==> flow/design.v <==
typedef enum logic [1:0] {
	S_IDLE,
	S_ENABLE_UART_RX,
	S_WAIT_UART_RX,
	S_M1_enable
} top_state_type;
typedef enum logic [4:0] {
	S_M1_IDLE,
	LEAD_IN_0,
	LEAD_IN_1,
	LEAD_IN_2,
	LEAD_IN_3,
	LEAD_IN_4,
	LEAD_IN_5,
	COMM_CASE_1_0,
	COMM_CASE_1_1,
	COMM_CASE_1_2,
	COMM_CASE_1_3,
	COMM_CASE_1_4,
	COMM_CASE_1_5,
	COMM_CASE_2_0,
	COMM_CASE_2_1,
	COMM_CASE_2_2,
	COMM_CASE_2_3,
	COMM_CASE_2_4,
	COMM_CASE_2_5,
	LEAD_OUT_0,
	LEAD_OUT_1,
	LEAD_OUT_2,
	LEAD_OUT_3,
	LEAD_OUT_4,
	LEAD_OUT_5
} M1_state_type;
typedef enum logic [1:0] {
	S_RXC_IDLE,
	S_RXC_SYNC,
	S_RXC_ASSEMBLE_DATA,
	S_RXC_STOP_BIT
} RX_Controller_state_type;
typedef enum logic [2:0] {
	S_US_IDLE,
	S_US_STRIP_FILE_HEADER_1,
	S_US_STRIP_FILE_HEADER_2,
	S_US_START_FIRST_BYTE_RECEIVE,
	S_US_WRITE_FIRST_BYTE,
	S_US_START_SECOND_BYTE_RECEIVE,
	S_US_WRITE_SECOND_BYTE
} UART_SRAM_state_type;
typedef enum logic [3:0] {
	S_VS_WAIT_NEW_PIXEL_ROW,
	S_VS_NEW_PIXEL_ROW_DELAY_1,
	S_VS_NEW_PIXEL_ROW_DELAY_2,
	S_VS_NEW_PIXEL_ROW_DELAY_3,
	S_VS_NEW_PIXEL_ROW_DELAY_4,
	S_VS_NEW_PIXEL_ROW_DELAY_5,
	S_VS_FETCH_PIXEL_DATA_0,
	S_VS_FETCH_PIXEL_DATA_1,
	S_VS_FETCH_PIXEL_DATA_2,
	S_VS_FETCH_PIXEL_DATA_3
} VGA_SRAM_state_type;
`timescale 1ns/100ps
`default_nettype none
module milestone1 (
		input logic clock,                    
		input logic Resetn,
		input logic Enable,
		output	logic [17:0] SRAM_address,
		output 	logic [15:0] SRAM_write_data,
		output	logic SRAM_we_n,
		input		logic [15:0] SRAM_read_data,
		output   logic M1_end
);
logic SRAM_ready;
M1_state_type state;
logic [17:0] U_address; 
logic [17:0] V_address;
logic [17:0] Y_address;
logic [17:0] RGB_address;
logic [63:0] U_values;  
logic [63:0] V_values; 
logic [31:0] Y_values;  
logic [63:0] temp_U;  
logic [63:0] temp_V;  
logic [31:0] temp_prime;  
logic [7:0] Uprime_values;  
logic [7:0] Vprime_values;  
logic [31:0] RGB_values;  
logic [7:0] redo, rede, greeno, greene, blueo, bluee;  
logic [31:0] red_calc, green_calc, blue_calc;  
logic [31:0] Uprime_odd;  
logic [31:0] Vprime_odd;  
logic FC_check;  
logic [7:0] some_counter;  
logic [7:0] pic_end;  
logic [31:0] mult_op1, mult_op2, mult_op3, mult_op4, mult_op5, mult_op6, Mult_result1, Mult_result2, Mult_result3;  
logic [63:0] Mult_result1_long, Mult_result2_long, Mult_result3_long;  
always_ff @(posedge clock or negedge Resetn) begin
	if (~Resetn) begin
		state <= S_M1_IDLE;
		SRAM_address <= 18'h00000;
		SRAM_write_data <= 16'h0000;
		SRAM_we_n <= 1'b1;
		U_address <= 18'd38400; 
		V_address <= 18'd57600;
		Y_address <= 18'h00000;
		RGB_address <= 18'd146944;
		U_values <= 64'b000000;
		V_values <= 64'b000000;
		Y_values <= 32'b00000;
		Uprime_values <= 16'b0000;
		Vprime_values <= 16'b0000;
		Uprime_odd <= 32'b00000;
		Vprime_odd <= 32'b00000;
		RGB_values <= 48'b000000;
		M1_end <= 1'b0;
		some_counter <= 8'b000;
		pic_end <= 8'b000;
		temp_U <= 64'b000000;
		temp_V <= 64'b000000;
		FC_check <= 1'b0;
		end 
		else begin
			case(state)
			S_M1_IDLE: begin
				if (Enable == 1 && pic_end != 240) begin
					U_values <= 64'b000000;
					V_values <= 64'b000000;
					Y_values <= 32'b00000;
					SRAM_we_n <= 1'b1;
					Uprime_values <= 16'b0000;
					Vprime_values <= 16'b0000;
					Uprime_odd <= 32'b00000;
					Vprime_odd <= 32'b00000;
					RGB_values <= 48'b000000;
					some_counter <= 8'h000;
					temp_U <= 64'b000000;
					temp_V <= 64'b000000;
					SRAM_we_n <= 1;
					SRAM_address <= U_address;  
					U_address <= U_address + 1'h1;  
					FC_check <= 1'b0;
					state <= LEAD_IN_0;		
				end
				else  if (pic_end >= 240) begin
					SRAM_we_n <= 1;
					M1_end <= 1'b1;	
				end
			end	
			LEAD_IN_0: begin  
				SRAM_address <= V_address;
				V_address <= V_address + 1'h1;			
				state <= LEAD_IN_1;
			end
			LEAD_IN_1: begin  
				SRAM_address <= Y_address;
				Y_address <= Y_address + 1'h1;		
				state <= LEAD_IN_2;
			end
			LEAD_IN_2: begin  
				SRAM_address <= U_address;
				U_address <= U_address + 1'h1;		
				U_values[63:48] <= SRAM_read_data;  
				state <= LEAD_IN_3;
			end
			LEAD_IN_3: begin  
				SRAM_address <= V_address;
				V_address <= V_address + 1'h1;
				V_values[63:48] <= SRAM_read_data;  
				state <= LEAD_IN_4;
			end
			LEAD_IN_4: begin
				Y_values[31:16] <= SRAM_read_data;  
				state <= LEAD_IN_5;
			end
			LEAD_IN_5:begin  
				U_values[47:32] <= SRAM_read_data;
				state <= COMM_CASE_1_0;			
			end
			COMM_CASE_1_0: begin
				if (FC_check == 0) begin 
					Uprime_values[7:0] <= U_values[63:56];
					Vprime_values[7:0] <= V_values[63:56];
					V_values[47:32] <= SRAM_read_data;
				end else begin
					Uprime_values[7:0] <= U_values[47:40];
					Vprime_values[7:0] <= V_values[47:40];
				end
				Uprime_odd[31:0] <= {{8{temp_prime[31]}},temp_prime[31:8]}; 
				SRAM_we_n <= 1;
				if (some_counter >= 'd156)
					SRAM_address <= U_address;
				else begin
					SRAM_address <= U_address;
					U_address <= U_address + 1'h1;
				end
				state <= COMM_CASE_1_1;
			end
			COMM_CASE_1_1: begin
				Vprime_odd[31:0] <= {{8{temp_prime[31]}},temp_prime[31:8]};
				if (FC_check == 1) begin
					temp_U[63:8] <= U_values[55:0];
					temp_V[63:8] <= V_values[55:0];
				end						
				if (some_counter >= 'd156)
					SRAM_address <= V_address;
				else begin
					SRAM_address <= V_address;
					V_address <= V_address + 1'h1;
				end
				state <= COMM_CASE_1_2;
			end
			COMM_CASE_1_2: begin
				if (FC_check == 1) begin
					U_values[63:0] <= temp_U[63:0];
					V_values[63:0] <= temp_V[63:0];
				end
				RGB_values[31:24] <= rede;  
				RGB_values[23:16] <= bluee;  
				if (some_counter >= 159)
					SRAM_address <= Y_address;
				else begin
					SRAM_address <= Y_address;	
					Y_address <= Y_address + 1'h1;
				end
				state <= COMM_CASE_1_3;				
			end
			COMM_CASE_1_3: begin				
				if (FC_check == 0)
					U_values[31:16] <= SRAM_read_data;
				else
					U_values[23:8] <= SRAM_read_data;
				SRAM_address <= RGB_address;
				RGB_address <= RGB_address + 1'h1;	
				SRAM_we_n <= 0;
				SRAM_write_data <= {{RGB_values[31:24]}, {greene[7:0]}};  
				state <= COMM_CASE_1_4;
			end
			COMM_CASE_1_4: begin
				if (FC_check == 0)
					V_values[31:16] <= SRAM_read_data;
				else
					V_values[23:8] <= SRAM_read_data;
				RGB_values[15:8] <= redo;  
				RGB_values[7:0] <= blueo;  
				SRAM_address <= RGB_address;
				RGB_address <= RGB_address + 1'h1;
				SRAM_write_data <= {{RGB_values[23:16]}, {redo[7:0]}};
				some_counter <= some_counter + 1;
				state <= COMM_CASE_1_5;	
			end
			COMM_CASE_1_5: begin
				Y_values[15:0] <= SRAM_read_data;
				SRAM_write_data <= {{greeno[7:0]}, {RGB_values[7:0]}};
				SRAM_address <= RGB_address;
				RGB_address <= RGB_address + 1'h1;
				if(some_counter == 159)  
					state <= LEAD_OUT_0;	
				else
					state <= COMM_CASE_2_0;
			end
			COMM_CASE_2_0: begin
				if (FC_check == 0) begin
					Uprime_values[7:0] <= U_values[55:48];
					Vprime_values[7:0] <= V_values[55:48];
				end else begin
					Uprime_values[7:0] <= U_values[47:40];
					Vprime_values[7:0] <= V_values[47:40];
				end
				Uprime_odd[31:0] <= {{8{temp_prime[31]}},temp_prime[31:8]};
				SRAM_we_n <= 1;
				SRAM_address <= Y_address;
				Y_address <= Y_address + 1'h1;
				state <= COMM_CASE_2_1;
			end
			COMM_CASE_2_1: begin
				Vprime_odd[31:0] <= {{8{temp_prime[31]}},temp_prime[31:8]}; 
				state <= COMM_CASE_2_2;
			end
			COMM_CASE_2_2: begin
				if (FC_check == 1) begin
					temp_U[63:8] <= U_values[55:0];
					temp_V[63:8] <= V_values[55:0];
				end	
				RGB_values[31:24] <= rede;  
				RGB_values[23:16] <= bluee;  
				state <= COMM_CASE_2_3;
			end
			COMM_CASE_2_3: begin
				if (FC_check == 1) begin
					U_values[63:0] <= temp_U[63:0];
					V_values[63:0] <= temp_V[63:0];
				end	
				Y_values[31:16] <= SRAM_read_data;
				SRAM_address <= RGB_address;
				SRAM_we_n <= 0;
				SRAM_write_data <= {{RGB_values[31:24]}, {greene[7:0]}};  
				RGB_address <= RGB_address + 1'h1;	
				state <= COMM_CASE_2_4;
			end
			COMM_CASE_2_4: begin
				RGB_values[15:8] <= redo;  
				RGB_values[7:0] <= blueo;  
				some_counter <= some_counter + 1;
				SRAM_address <= RGB_address;
				RGB_address <= RGB_address + 1'h1;	
				SRAM_write_data <= {{RGB_values[23:16]}, {redo[7:0]}};
				FC_check <= 1;
				state <= COMM_CASE_2_5;
			end
			COMM_CASE_2_5: begin
				SRAM_address <= RGB_address;
				RGB_address <= RGB_address + 1'h1;	
				SRAM_write_data <= {{greeno[7:0]}, {RGB_values[7:0]}};
				if(some_counter == 159) begin
					state <= LEAD_OUT_0;	
				end
				else
					state <= COMM_CASE_1_0;
			end
			LEAD_OUT_0: begin
				SRAM_we_n <= 1;
				Uprime_values[7:0] <= U_values[47:40];
				Vprime_values[7:0] <= V_values[47:40];		
				Uprime_odd[31:0] <= {{8{temp_prime[31]}},temp_prime[31:8]};
				state <= LEAD_OUT_1;
			end
			LEAD_OUT_1: begin
				Vprime_odd[31:0] <= {{8{temp_prime[31]}},temp_prime[31:8]};
				state <= LEAD_OUT_2;
			end
			LEAD_OUT_2: begin
				RGB_values[31:24] <= rede;  
				RGB_values[23:16] <= bluee;  
				state <= LEAD_OUT_3;
			end
			LEAD_OUT_3: begin
				SRAM_address <= RGB_address;
				SRAM_write_data <= {{RGB_values[31:24]}, {greene[7:0]}};  
				SRAM_we_n <= 0;
				RGB_address <= RGB_address + 1;
				state <= LEAD_OUT_4;
			end
			LEAD_OUT_4: begin
				RGB_values[15:8] <= redo;  
				RGB_values[7:0] <= blueo;  
				FC_check <= 0;
				SRAM_address <= RGB_address;
				SRAM_write_data <= {{RGB_values[23:16]}, {redo[7:0]}};	
				RGB_address <= RGB_address + 1;
				state <= LEAD_OUT_5;
			end
			LEAD_OUT_5: begin
				SRAM_address <= RGB_address;
				SRAM_write_data <= {{greeno[7:0]}, {RGB_values[7:0]}};
				RGB_address <= RGB_address + 1'h1;
				pic_end <= pic_end + 1;
				state <= S_M1_IDLE;
			end
			default: state <= S_M1_IDLE;
			endcase			
end
end
always_comb begin
	mult_op1 = 0;
	mult_op2 = 0;
	mult_op3 = 0;
	mult_op4 = 0;
	mult_op5 = 0;
	mult_op6 = 0;
	case(state)
	COMM_CASE_1_0: begin
	if (FC_check == 0) begin
		mult_op1 = 32'd21;
		mult_op2 = U_values[63:56] + U_values[39:32];
		mult_op3 = -32'd52; 
		mult_op4 = U_values[63:56] + U_values[47:40];
		mult_op5 = 32'd159;
		mult_op6 = U_values[63:56] + U_values[55:48];
	end
	else if (some_counter == 158) begin
		mult_op1 = 32'd21;
		mult_op2 = U_values[63:56] + U_values[39:32];
		mult_op3 = -32'd52; 
		mult_op4 = U_values[55:48] + U_values[39:32];
		mult_op5 = 32'd159;
		mult_op6 = U_values[47:40] + U_values[39:32];
	end
	else begin
		mult_op1 = 32'd21;
		mult_op2 = U_values[63:56] + U_values[23:16];
		mult_op3 = -32'd52; 
		mult_op4 = U_values[55:48] + U_values[31:24];
		mult_op5 = 32'd159;
		mult_op6 = U_values[47:40] + U_values[39:32];
	end
	end
	COMM_CASE_1_1: begin
	if (FC_check == 0) begin
		mult_op1 = 32'd21;
		mult_op2 = V_values[63:56] + V_values[39:32];
		mult_op3 = -32'd52; 
		mult_op4 = V_values[63:56] + V_values[47:40];
		mult_op5 = 32'd159;
		mult_op6 = V_values[63:56] + V_values[55:48];
	end 
	else if (some_counter == 158) begin
		mult_op1 = 32'd21;
		mult_op2 = V_values[63:56] + V_values[39:32];
		mult_op3 = -32'd52; 
		mult_op4 = V_values[55:48] + V_values[39:32];
		mult_op5 = 32'd159;
		mult_op6 = V_values[47:40] + V_values[39:32];
	end
	else begin	
		mult_op1 = 32'd21;
		mult_op2 = V_values[63:56] + V_values[23:16];
		mult_op3 = -32'd52; 
		mult_op4 = V_values[55:48] + V_values[31:24];
		mult_op5 = 32'd159;
		mult_op6 = V_values[47:40] + V_values[39:32];
	end
	end
	COMM_CASE_1_2: begin
		mult_op1 = Y_values[31:24] + (-32'd16);
		mult_op2 = 32'd76284;
		mult_op3 = Vprime_values[7:0] + (-32'd128);
		mult_op4 = 32'd104595;
		mult_op5 = Uprime_values[7:0] + (-32'd128);
		mult_op6 = 32'd132251;
	end
	COMM_CASE_1_3: begin
		mult_op1 = Y_values[31:24] + (-32'd16);
		mult_op2 = 32'd76284;
		mult_op3 = Vprime_values[7:0] + (-32'd128);
		mult_op4 = -32'd53281;
		mult_op5 = Uprime_values[7:0] + (-32'd128);
		mult_op6 = -32'd25624;
	end
	COMM_CASE_1_4: begin
		mult_op1 = Y_values[23:16] + (-32'd16);
		mult_op2 = 32'd76284;
		mult_op3 = Vprime_odd[31:0] + (-32'd128);
		mult_op4 = 32'd104595;
		mult_op5 = Uprime_odd[31:0] + (-32'd128);
		mult_op6 = 32'd132251;
	end
	COMM_CASE_1_5: begin
		mult_op1 = Y_values[23:16] + (-32'd16);
		mult_op2 = 32'd76284;
		mult_op3 = Vprime_odd[31:0] + (-32'd128);
		mult_op4 = -32'd53281;
		mult_op5 = Uprime_odd[31:0] + (-32'd128);
		mult_op6 = -32'd25624;
	end
	COMM_CASE_2_0: begin
	if (FC_check == 0) begin
		mult_op1 = 32'd21;
		mult_op2 = U_values[63:56] + U_values[31:24];
		mult_op3 = -32'd52; 
		mult_op4 = U_values[63:56] + U_values[39:32];
		mult_op5 = 32'd159;
		mult_op6 = U_values[55:48] + U_values[47:40];
	end 
	else if (some_counter == 157) begin
		mult_op1 = 32'd21;
		mult_op2 = U_values[63:56] + U_values[31:24];
		mult_op3 = -32'd52; 
		mult_op4 = U_values[55:48] + U_values[31:24];
		mult_op5 = 32'd159;
		mult_op6 = U_values[47:40] + U_values[39:32];
	end else begin	
		mult_op1 = 32'd21;
		mult_op2 = U_values[63:56] + U_values[23:16];
		mult_op3 = -32'd52; 
		mult_op4 = U_values[55:48] + U_values[31:24];
		mult_op5 = 32'd159;
		mult_op6 = U_values[47:40] + U_values[39:32];
	end
	end
	COMM_CASE_2_1: begin
	if (FC_check == 0) begin
		mult_op1 = 32'd21;
		mult_op2 = V_values[63:56] + V_values[31:24];
		mult_op3 = -32'd52; 
		mult_op4 = V_values[63:56] + V_values[39:32];
		mult_op5 = 32'd159;
		mult_op6 = V_values[55:48] + V_values[47:40];
	end else if (some_counter == 157) begin
		mult_op1 = 32'd21;
		mult_op2 = V_values[63:56] + V_values[31:24];
		mult_op3 = -32'd52; 
		mult_op4 = V_values[55:48] + V_values[31:24];
		mult_op5 = 32'd159;
		mult_op6 = V_values[47:40] + V_values[39:32];
	end else begin	
		mult_op1 = 32'd21;
		mult_op2 = V_values[63:56] + V_values[23:16];
		mult_op3 = -32'd52; 
		mult_op4 = V_values[55:48] + V_values[31:24];
		mult_op5 = 32'd159;
		mult_op6 = V_values[47:40] + V_values[39:32];
	end
	end
	COMM_CASE_2_2: begin
		mult_op1 = Y_values[15:8] + (-32'd16);
		mult_op2 = 32'd76284;
		mult_op3 = Vprime_values[7:0] + (-32'd128);
		mult_op4 = 32'd104595;
		mult_op5 = Uprime_values[7:0] + (-32'd128);
		mult_op6 = 32'd132251;
	end
	COMM_CASE_2_3: begin
		mult_op1 = Y_values[15:8] + (-32'd16);
		mult_op2 = 32'd76284;
		mult_op3 = Vprime_values[7:0] + (-32'd128);
		mult_op4 = -32'd53281;
		mult_op5 = Uprime_values[7:0] + (-32'd128);
		mult_op6 = -32'd25624;
	end
	COMM_CASE_2_4: begin
		mult_op1 = Y_values[7:0] + (-32'd16);
		mult_op2 = 32'd76284;
		mult_op3 = Vprime_odd[31:0] + (-32'd128);
		mult_op4 = 32'd104595;
		mult_op5 = Uprime_odd[31:0] + (-32'd128);
		mult_op6 = 32'd132251;
	end
	COMM_CASE_2_5: begin
		mult_op1 = Y_values[7:0] + (-32'd16);
		mult_op2 = 32'd76284;
		mult_op3 = Vprime_odd[31:0] + (-32'd128);
		mult_op4 = -32'd53281;
		mult_op5 = Uprime_odd[31:0] + (-32'd128);
		mult_op6 = -32'd25624;
	end
	LEAD_OUT_0: begin
		mult_op1 = 32'd21;
		mult_op2 = U_values[63:56] + U_values[47:40];
		mult_op3 = -32'd52; 
		mult_op4 = U_values[55:48] + U_values[47:40];
		mult_op5 = 32'd159;
		mult_op6 = U_values[47:40] + U_values[47:40];
	end
	LEAD_OUT_1: begin
		mult_op1 = 32'd21;
		mult_op2 = V_values[63:56] + V_values[47:40];
		mult_op3 = -32'd52; 
		mult_op4 = V_values[55:48] + V_values[47:40];
		mult_op5 = 32'd159;
		mult_op6 = V_values[47:40] + V_values[47:40];
	end
	LEAD_OUT_2: begin
		mult_op1 = Y_values[15:8] + (-32'd16);
		mult_op2 = 32'd76284;
		mult_op3 = Vprime_values[7:0] + (-32'd128);
		mult_op4 = 32'd104595;
		mult_op5 = Uprime_values[7:0] + (-32'd128);
		mult_op6 = 32'd132251;
	end
	LEAD_OUT_3: begin
		mult_op1 = Y_values[15:8] + (-32'd16);
		mult_op2 = 32'd76284;
		mult_op3 = Vprime_values[7:0] + (-32'd128);
		mult_op4 = -32'd53281;
		mult_op5 = Uprime_values[7:0] + (-32'd128);
		mult_op6 = -32'd25624;
	end
	LEAD_OUT_4: begin
		mult_op1 = Y_values[7:0] + (-32'd16);
		mult_op2 = 32'd76284;
		mult_op3 = Vprime_odd[31:0] + (-32'd128);
		mult_op4 = 32'd104595;
		mult_op5 = Uprime_odd[31:0] + (-32'd128);
		mult_op6 = 32'd132251;
	end
	LEAD_OUT_5: begin
		mult_op1 = Y_values[7:0] + (-32'd16);
		mult_op2 = 32'd76284;
		mult_op3 = Vprime_odd[31:0] + (-32'd128);
		mult_op4 = -32'd53281;
		mult_op5 = Uprime_odd[31:0] + (-32'd128);
		mult_op6 = -32'd25624;
	end
	endcase
end
assign Mult_result1_long = mult_op1* mult_op2;
assign Mult_result2_long = mult_op3* mult_op4;
assign Mult_result3_long = mult_op5* mult_op6;
assign Mult_result1 = Mult_result1_long[31:0];
assign Mult_result2 = Mult_result2_long[31:0];
assign Mult_result3 = Mult_result3_long[31:0];
assign temp_prime[31:0] = Mult_result1 + Mult_result2 + Mult_result3 + 32'd128;
always_comb begin
	red_calc = Mult_result1 + Mult_result2;
	green_calc = Mult_result1 + Mult_result2 + Mult_result3;
	blue_calc = Mult_result1 + Mult_result3;
	if(red_calc[31] == 1) begin
		redo = 8'd0;
		rede = 8'd0;
	end else 
	if(red_calc[30:24] > 0) begin
			redo = 8'd255;
			rede = 8'd255;
	end else begin
		redo = red_calc[23:16];
		rede = red_calc[23:16];
	end
	if(green_calc[31] == 1) begin
		greeno = 8'd0;
		greene = 8'd0;
	end else 
	if(green_calc[30:24] > 0) begin
			greeno = 8'd255;
			greene = 8'd255;
	end else begin
		greeno = green_calc[23:16];
		greene = green_calc[23:16];
	end
	if(blue_calc[31] == 1) begin
		blueo = 8'd0;
		bluee = 8'd0;
	end else 
	if(blue_calc[30:24] > 0) begin
			blueo = 8'd255;
			bluee = 8'd255;
	end else begin
		blueo = blue_calc[23:16];
		bluee = blue_calc[23:16];
	end
end
endmodule
# == Tool chain data of milestone1 ==
# Tool output for the design above, in the order of the flow.
# Lines are those of the file above, counted from 1.
# The mark - stands for no value.
# setup
design,milestone1
clk_port,clock
lib,sky130hd
pvt_corner,tt_025C_1v80

# == Word-level counts ==
# Counts by Yosys on the flattened word-level netlist (proc, flatten, opt, wreduce; memories kept). Register bits leave out memories and registers merged into their read ports (data or address). Print and check cells are left out.
# classes
n_addsub,39
mul,3
compare,6
n_eq,40
mux,98
logic,1
reduce_logical,81
# op_table
op,n
multiplier 32 x 32 -> 32 bit,3
parallel mux 32 bit (select 8 bit),2
parallel mux 16 bit (select 3 bit),5
parallel mux 56 bit (select 2 bit),2
adder 8 x 32 -> 32 bit with constant B,6
parallel mux 32 bit (select 3 bit),2
adder 8 x 8 -> 9 bit,20
2-to-1 mux 8 bit,21
2-to-1 mux 56 bit,3
2-to-1 mux 9 bit,18
parallel mux 32 bit (select 5 bit),1
parallel mux 8 bit (select 3 bit),6
parallel mux 32 bit (select 2 bit),2
parallel mux 5 bit (select 24 bit),1
parallel mux 17 bit (select 7 bit),1
parallel mux 18 bit (select 2 bit),3
adder 32 bit,3
2-to-1 mux 16 bit,6
adder 18 x 1 -> 18 bit with constant B,5
parallel mux 18 bit (select 5 bit),1
2-to-1 mux 18 bit,5
parallel mux 8 bit (select 2 bit),5
adder 32 bit with constant B,2
parallel mux 16 bit (select 2 bit),2
parallel mux 8 bit (select 4 bit),2
parallel mux 18 bit (select 3 bit),1
== test 5 bit with constant B,9
== test 5 x 4 -> 1 bit with constant B,8
# Other operator kinds: 33; their cells: 123.
# bits
ff_bits,498
input_bits,19
elab_cells,301

# == Longest topological paths ==
# Longest topological path by Yosys (ltp), each cell counted once; first at word level (registers and memories cut), then after technology mapping (sequential cells cut; the memories' decode and read muxes count).
# depth
ltp_word,11
ABC_AREA,0
depth_mapped,69
ltp_nobuf,67

# == Netlist ==
# Yosys stat after the flow's synthesis: flattened, memories mapped to cells. It holds for the ABC_AREA given above (unset counts as 0); a run with the other value may have another netlist.
# by_type
cell_type,n
sky130_fd_sc_hd__fa_1,941
sky130_fd_sc_hd__dfrtp_1,462
sky130_fd_sc_hd__ha_1,582
sky130_fd_sc_hd__inv_1,1239
sky130_fd_sc_hd__nand2_1,856
sky130_fd_sc_hd__xnor2_1,272
sky130_fd_sc_hd__nor2_1,492
sky130_fd_sc_hd__a21oi_1,333
sky130_fd_sc_hd__o21ai_0,323
sky130_fd_sc_hd__xor2_1,122
sky130_fd_sc_hd__a22oi_1,127
sky130_fd_sc_hd__clkbuf_1,240
sky130_fd_sc_hd__a22o_1,90
sky130_fd_sc_hd__a21o_1,86
sky130_fd_sc_hd__dfstp_2,16
sky130_fd_sc_hd__nand3_1,79
sky130_fd_sc_hd__o21bai_1,51
sky130_fd_sc_hd__a222oi_1,38
# Not listed: further types 92, cells in them 912.
# mapped
cells,7261
synth_area_um2,65836.9
sequential_area_um2,11981.5
flip_flops,478
n_buf,301

# == Timing after synthesis ==
# Source: OpenSTA report_checks on the synthesized netlist (no wires, ideal clock, input and output delay 20% of the period each), path of least setup slack; recovery checks are left aside. Register names are those of the netlist, which keeps one name where synthesis merged equal registers.
# synth_path
kind,reg-to-reg
start,register state
end,register SRAM_write_data[13]
tclk_ns,20.0
arrival_time_ns,15.467
required_time_ns,19.871
setup_slack_ns,4.404
path_delay_ns,15.596
stages,64
path_buffers,7
synth_period_reached_ns,15.596
# "path_delay_ns" = arrival - input delay + setup time.
# "stages" counts driving pins, that of a launching flip-flop among them; a cell with two outputs on the path counts twice.
# "synth_period_reached_ns" = period - worst setup slack (recovery checks aside). The figure is calculated, with input and output delays left at 20% of the set period.
# Where an end lacks its bit number, it is one bit of the signal, or one of the new flip-flops if synthesis recoded a state register.
# The rows between start and end are the longest chain of elaborated cells between them; the timing report does not say that the signal goes this way. Where chains are equally long, one stands for them.
# A line is the first line of the expression or statement that the cell stems from. Yosys adds cells for indexed reads and writes and turns some case tables into memories.
# At most two assigning lines are given for a register; there are more.
# synth_between
cell_sequence,sky130_fd_sc_hd__dfrtp_1 -> sky130_fd_sc_hd__nor4_4 -> sky130_fd_sc_hd__nand2_2 -> sky130_fd_sc_hd__buf_2 -> sky130_fd_sc_hd__buf_1 -> sky130_fd_sc_hd__clkbuf_1 -> sky130_fd_sc_hd__o21ai_0 -> sky130_fd_sc_hd__o31ai_1 -> sky130_fd_sc_hd__and3_1 -> sky130_fd_sc_hd__ha_1 -> sky130_fd_sc_hd__nand2b_1 -> sky130_fd_sc_hd__clkbuf_1 -> sky130_fd_sc_hd__inv_1 -> sky130_fd_sc_hd__fa_1 -> sky130_fd_sc_hd__inv_1 -> sky130_fd_sc_hd__fa_1 -> sky130_fd_sc_hd__inv_1 -> sky130_fd_sc_hd__ha_1 -> [28 not listed] -> sky130_fd_sc_hd__a21oi_1 -> sky130_fd_sc_hd__o21ai_1 -> sky130_fd_sc_hd__o31ai_1 -> sky130_fd_sc_hd__xnor2_1 -> sky130_fd_sc_hd__ha_1 -> sky130_fd_sc_hd__clkbuf_1 -> sky130_fd_sc_hd__a21o_1 -> sky130_fd_sc_hd__a21o_1 -> sky130_fd_sc_hd__a21oi_1 -> sky130_fd_sc_hd__a21boi_2 -> sky130_fd_sc_hd__a21oi_1 -> sky130_fd_sc_hd__xnor2_2 -> sky130_fd_sc_hd__or4b_1 -> sky130_fd_sc_hd__or4b_1 -> sky130_fd_sc_hd__clkbuf_1 -> sky130_fd_sc_hd__buf_2 -> sky130_fd_sc_hd__o211ai_1 -> sky130_fd_sc_hd__a31oi_1
elab_chain_cells,10
# synth_rtl
element,line,text
"start, declared",74,M1_state_type state;
"start, assigned",99,state <= S_M1_IDLE;
"start, assigned",142,state <= LEAD_IN_0;
== test 5 bit,370,case(state)
OR reduction 4 bit,-,
parallel mux 32 bit (select 5 bit),370,
multiplier 32 x 32 -> 32 bit,586,assign Mult_result1_long = mult_op1* mult_op2;
adder 32 bit (2 in a row),595,green_calc = Mult_result1 + Mult_result2 + Mult_result3;
greater-than comparator 7 x 1 -> 1 bit,612,if(green_calc[30:24] > 0) begin
2-to-1 mux 8 bit,612,
2-to-1 mux 8 bit,608,if(green_calc[31] == 1) begin
parallel mux 16 bit (select 3 bit),123,case(state)
"end, assigned",235,"SRAM_write_data <= {{RGB_values[31:24]}, {greene[7:0]}};"
"end, assigned",247,"SRAM_write_data <= {{RGB_values[23:16]}, {redo[7:0]}};"
"end, declared",68,"output logic [15:0] SRAM_write_data,"

# == Worst path after layout ==
# From the final timing report of record 1: the path of least setup slack in the routed layout; clock arrival at registers is part of the times.
# layout_path
kind,reg-to-reg
start,register state
end,register SRAM_write_data[6]
tclk_ns,22.9
arrival_time_ns,19.56
required_time_ns,23.45
setup_slack_ns,3.90
stages,59
path_buffers,2
# Where an end lacks its bit number, it is one bit of the signal, or one of the new flip-flops if synthesis recoded a state register.
# At most two assigning lines are given for a register; there are more.
# layout_between
cell_sequence,sky130_fd_sc_hd__dfrtp_1 -> sky130_fd_sc_hd__or4_4 -> sky130_fd_sc_hd__nor2_4 -> sky130_fd_sc_hd__buf_4 -> sky130_fd_sc_hd__nand2_1 -> sky130_fd_sc_hd__buf_4 -> sky130_fd_sc_hd__a221oi_1 -> sky130_fd_sc_hd__o221ai_1 -> sky130_fd_sc_hd__nor2_1 -> sky130_fd_sc_hd__or2_2 -> sky130_fd_sc_hd__fa_1 -> sky130_fd_sc_hd__fa_1 -> sky130_fd_sc_hd__inv_1 -> sky130_fd_sc_hd__ha_1 -> sky130_fd_sc_hd__fa_1 -> sky130_fd_sc_hd__ha_1 -> sky130_fd_sc_hd__inv_1 -> sky130_fd_sc_hd__fa_1 -> [23 not listed] -> sky130_fd_sc_hd__inv_1 -> sky130_fd_sc_hd__fa_1 -> sky130_fd_sc_hd__inv_1 -> sky130_fd_sc_hd__fa_1 -> sky130_fd_sc_hd__ha_1 -> sky130_fd_sc_hd__and3_1 -> sky130_fd_sc_hd__a211o_1 -> sky130_fd_sc_hd__xor2_1 -> sky130_fd_sc_hd__ha_1 -> sky130_fd_sc_hd__a21o_1 -> sky130_fd_sc_hd__a21oi_1 -> sky130_fd_sc_hd__a21boi_2 -> sky130_fd_sc_hd__a21oi_1 -> sky130_fd_sc_hd__xnor2_2 -> sky130_fd_sc_hd__or4b_1 -> sky130_fd_sc_hd__or4b_1 -> sky130_fd_sc_hd__o211ai_1 -> sky130_fd_sc_hd__a31oi_1
# layout_rtl
element,line,text
"start, declared",74,M1_state_type state;
"start, assigned",99,state <= S_M1_IDLE;
"start, assigned",142,state <= LEAD_IN_0;
"end, assigned",235,"SRAM_write_data <= {{RGB_values[31:24]}, {greene[7:0]}};"
"end, assigned",247,"SRAM_write_data <= {{RGB_values[23:16]}, {redo[7:0]}};"
"end, declared",68,"output logic [15:0] SRAM_write_data,"
# No chain of elaborated cells between the ends is given.

# Design milestone1 on sky130hd. What follows are 6 stored runs of the flow, each under its own settings; their order means nothing. The constraints put input and output delay at 20% of the set period each and load the outputs with 0.01 pF.
# "timing.achieved_period_ns": clock period set for the run, less the worst setup slack. It is reckoned from that one timing run; input and output delays stay at 20% of the period that was set.
# "worst_path_allowed_less_slack_ns": the worst setup path's part of the clock period (all of it between registers, 20% less for each end at a port) less its slack. A launch clock that arrives late makes it longer, a capture clock that arrives late makes it shorter.
# "fin_power_uw": no workload was simulated; the value follows from the tool's default switching activity.
# A setting shown as - is not set for that run.
run,ABC_AREA,CELL_PAD_IN_SITES_DETAIL_PLACEMENT,CELL_PAD_IN_SITES_GLOBAL_PLACEMENT,CORE_MARGIN,GPL_TIMING_DRIVEN,HOLD_SLACK_MARGIN,MAX_ROUTING_LAYER,MIN_ROUTING_LAYER,PLACE_DENSITY_LB_ADDON,SLEW_MARGIN,TNS_END_PERCENT,period_ns,CAP_MARGIN,CORE_UTILIZATION,CORE_ASPECT_RATIO,CTS_CLUSTER_DIAMETER,GPL_ROUTABILITY_DRIVEN,SETUP_SLACK_MARGIN,synth_chip_area_um2,design_die_area_um2,layout_stdcell_area_um2,final_util_frac,worst_setup_slack_ns,fin_tns_ns,fin_hold_ws_ns,fin_power_uw,timing.achieved_period_ns,worst_path_allowed_less_slack_ns,timing.worst_path_kind
record 1,0,0,2,5,1,0.05,met4,met2,0.18,15,80,22.9,20,40,-,-,-,-,65836.9,172806.0,71813.9,0.44,3.898,0.000,0.367,1884,19.002,19.00,reg-to-reg
record 2,0,0,2,5,1,0.05,met5,met2,0.18,20,-,22.9,20,40,-,-,-,-,65836.9,172806.0,71359.7,0.437,4.426,0.000,0.372,1888,18.474,18.47,reg-to-reg
record 3,-,-,-,2,-,-,-,-,-,20,-,18.3,20,66,-,-,-,-,65836.9,102294.0,69460.4,0.705,0.902,0.000,0.382,2162,17.398,17.40,reg-to-reg
record 4,-,-,1,2,-,0.27,-,-,-,20,-,22.0,20,67,0.56,206,1,-,65836.9,100894.0,69656.8,0.721,4.005,0.000,0.381,1788,17.995,17.99,reg-to-reg
record 5,-,-,-,9,0,-,-,met1,0.25,20,-,21.9,35,27,-,-,-,-,65836.9,261939.0,72794.8,0.301,1.931,0.000,0.358,1820,19.969,19.97,reg-to-reg
record 6,-,2,-,7,1,-,met5,met1,-,20,75,24.2,20,38,1.08,-,1,-0.1,65836.9,185114.0,71125.7,0.414,3.350,0.000,0.391,1804,20.850,20.85,reg-to-reg
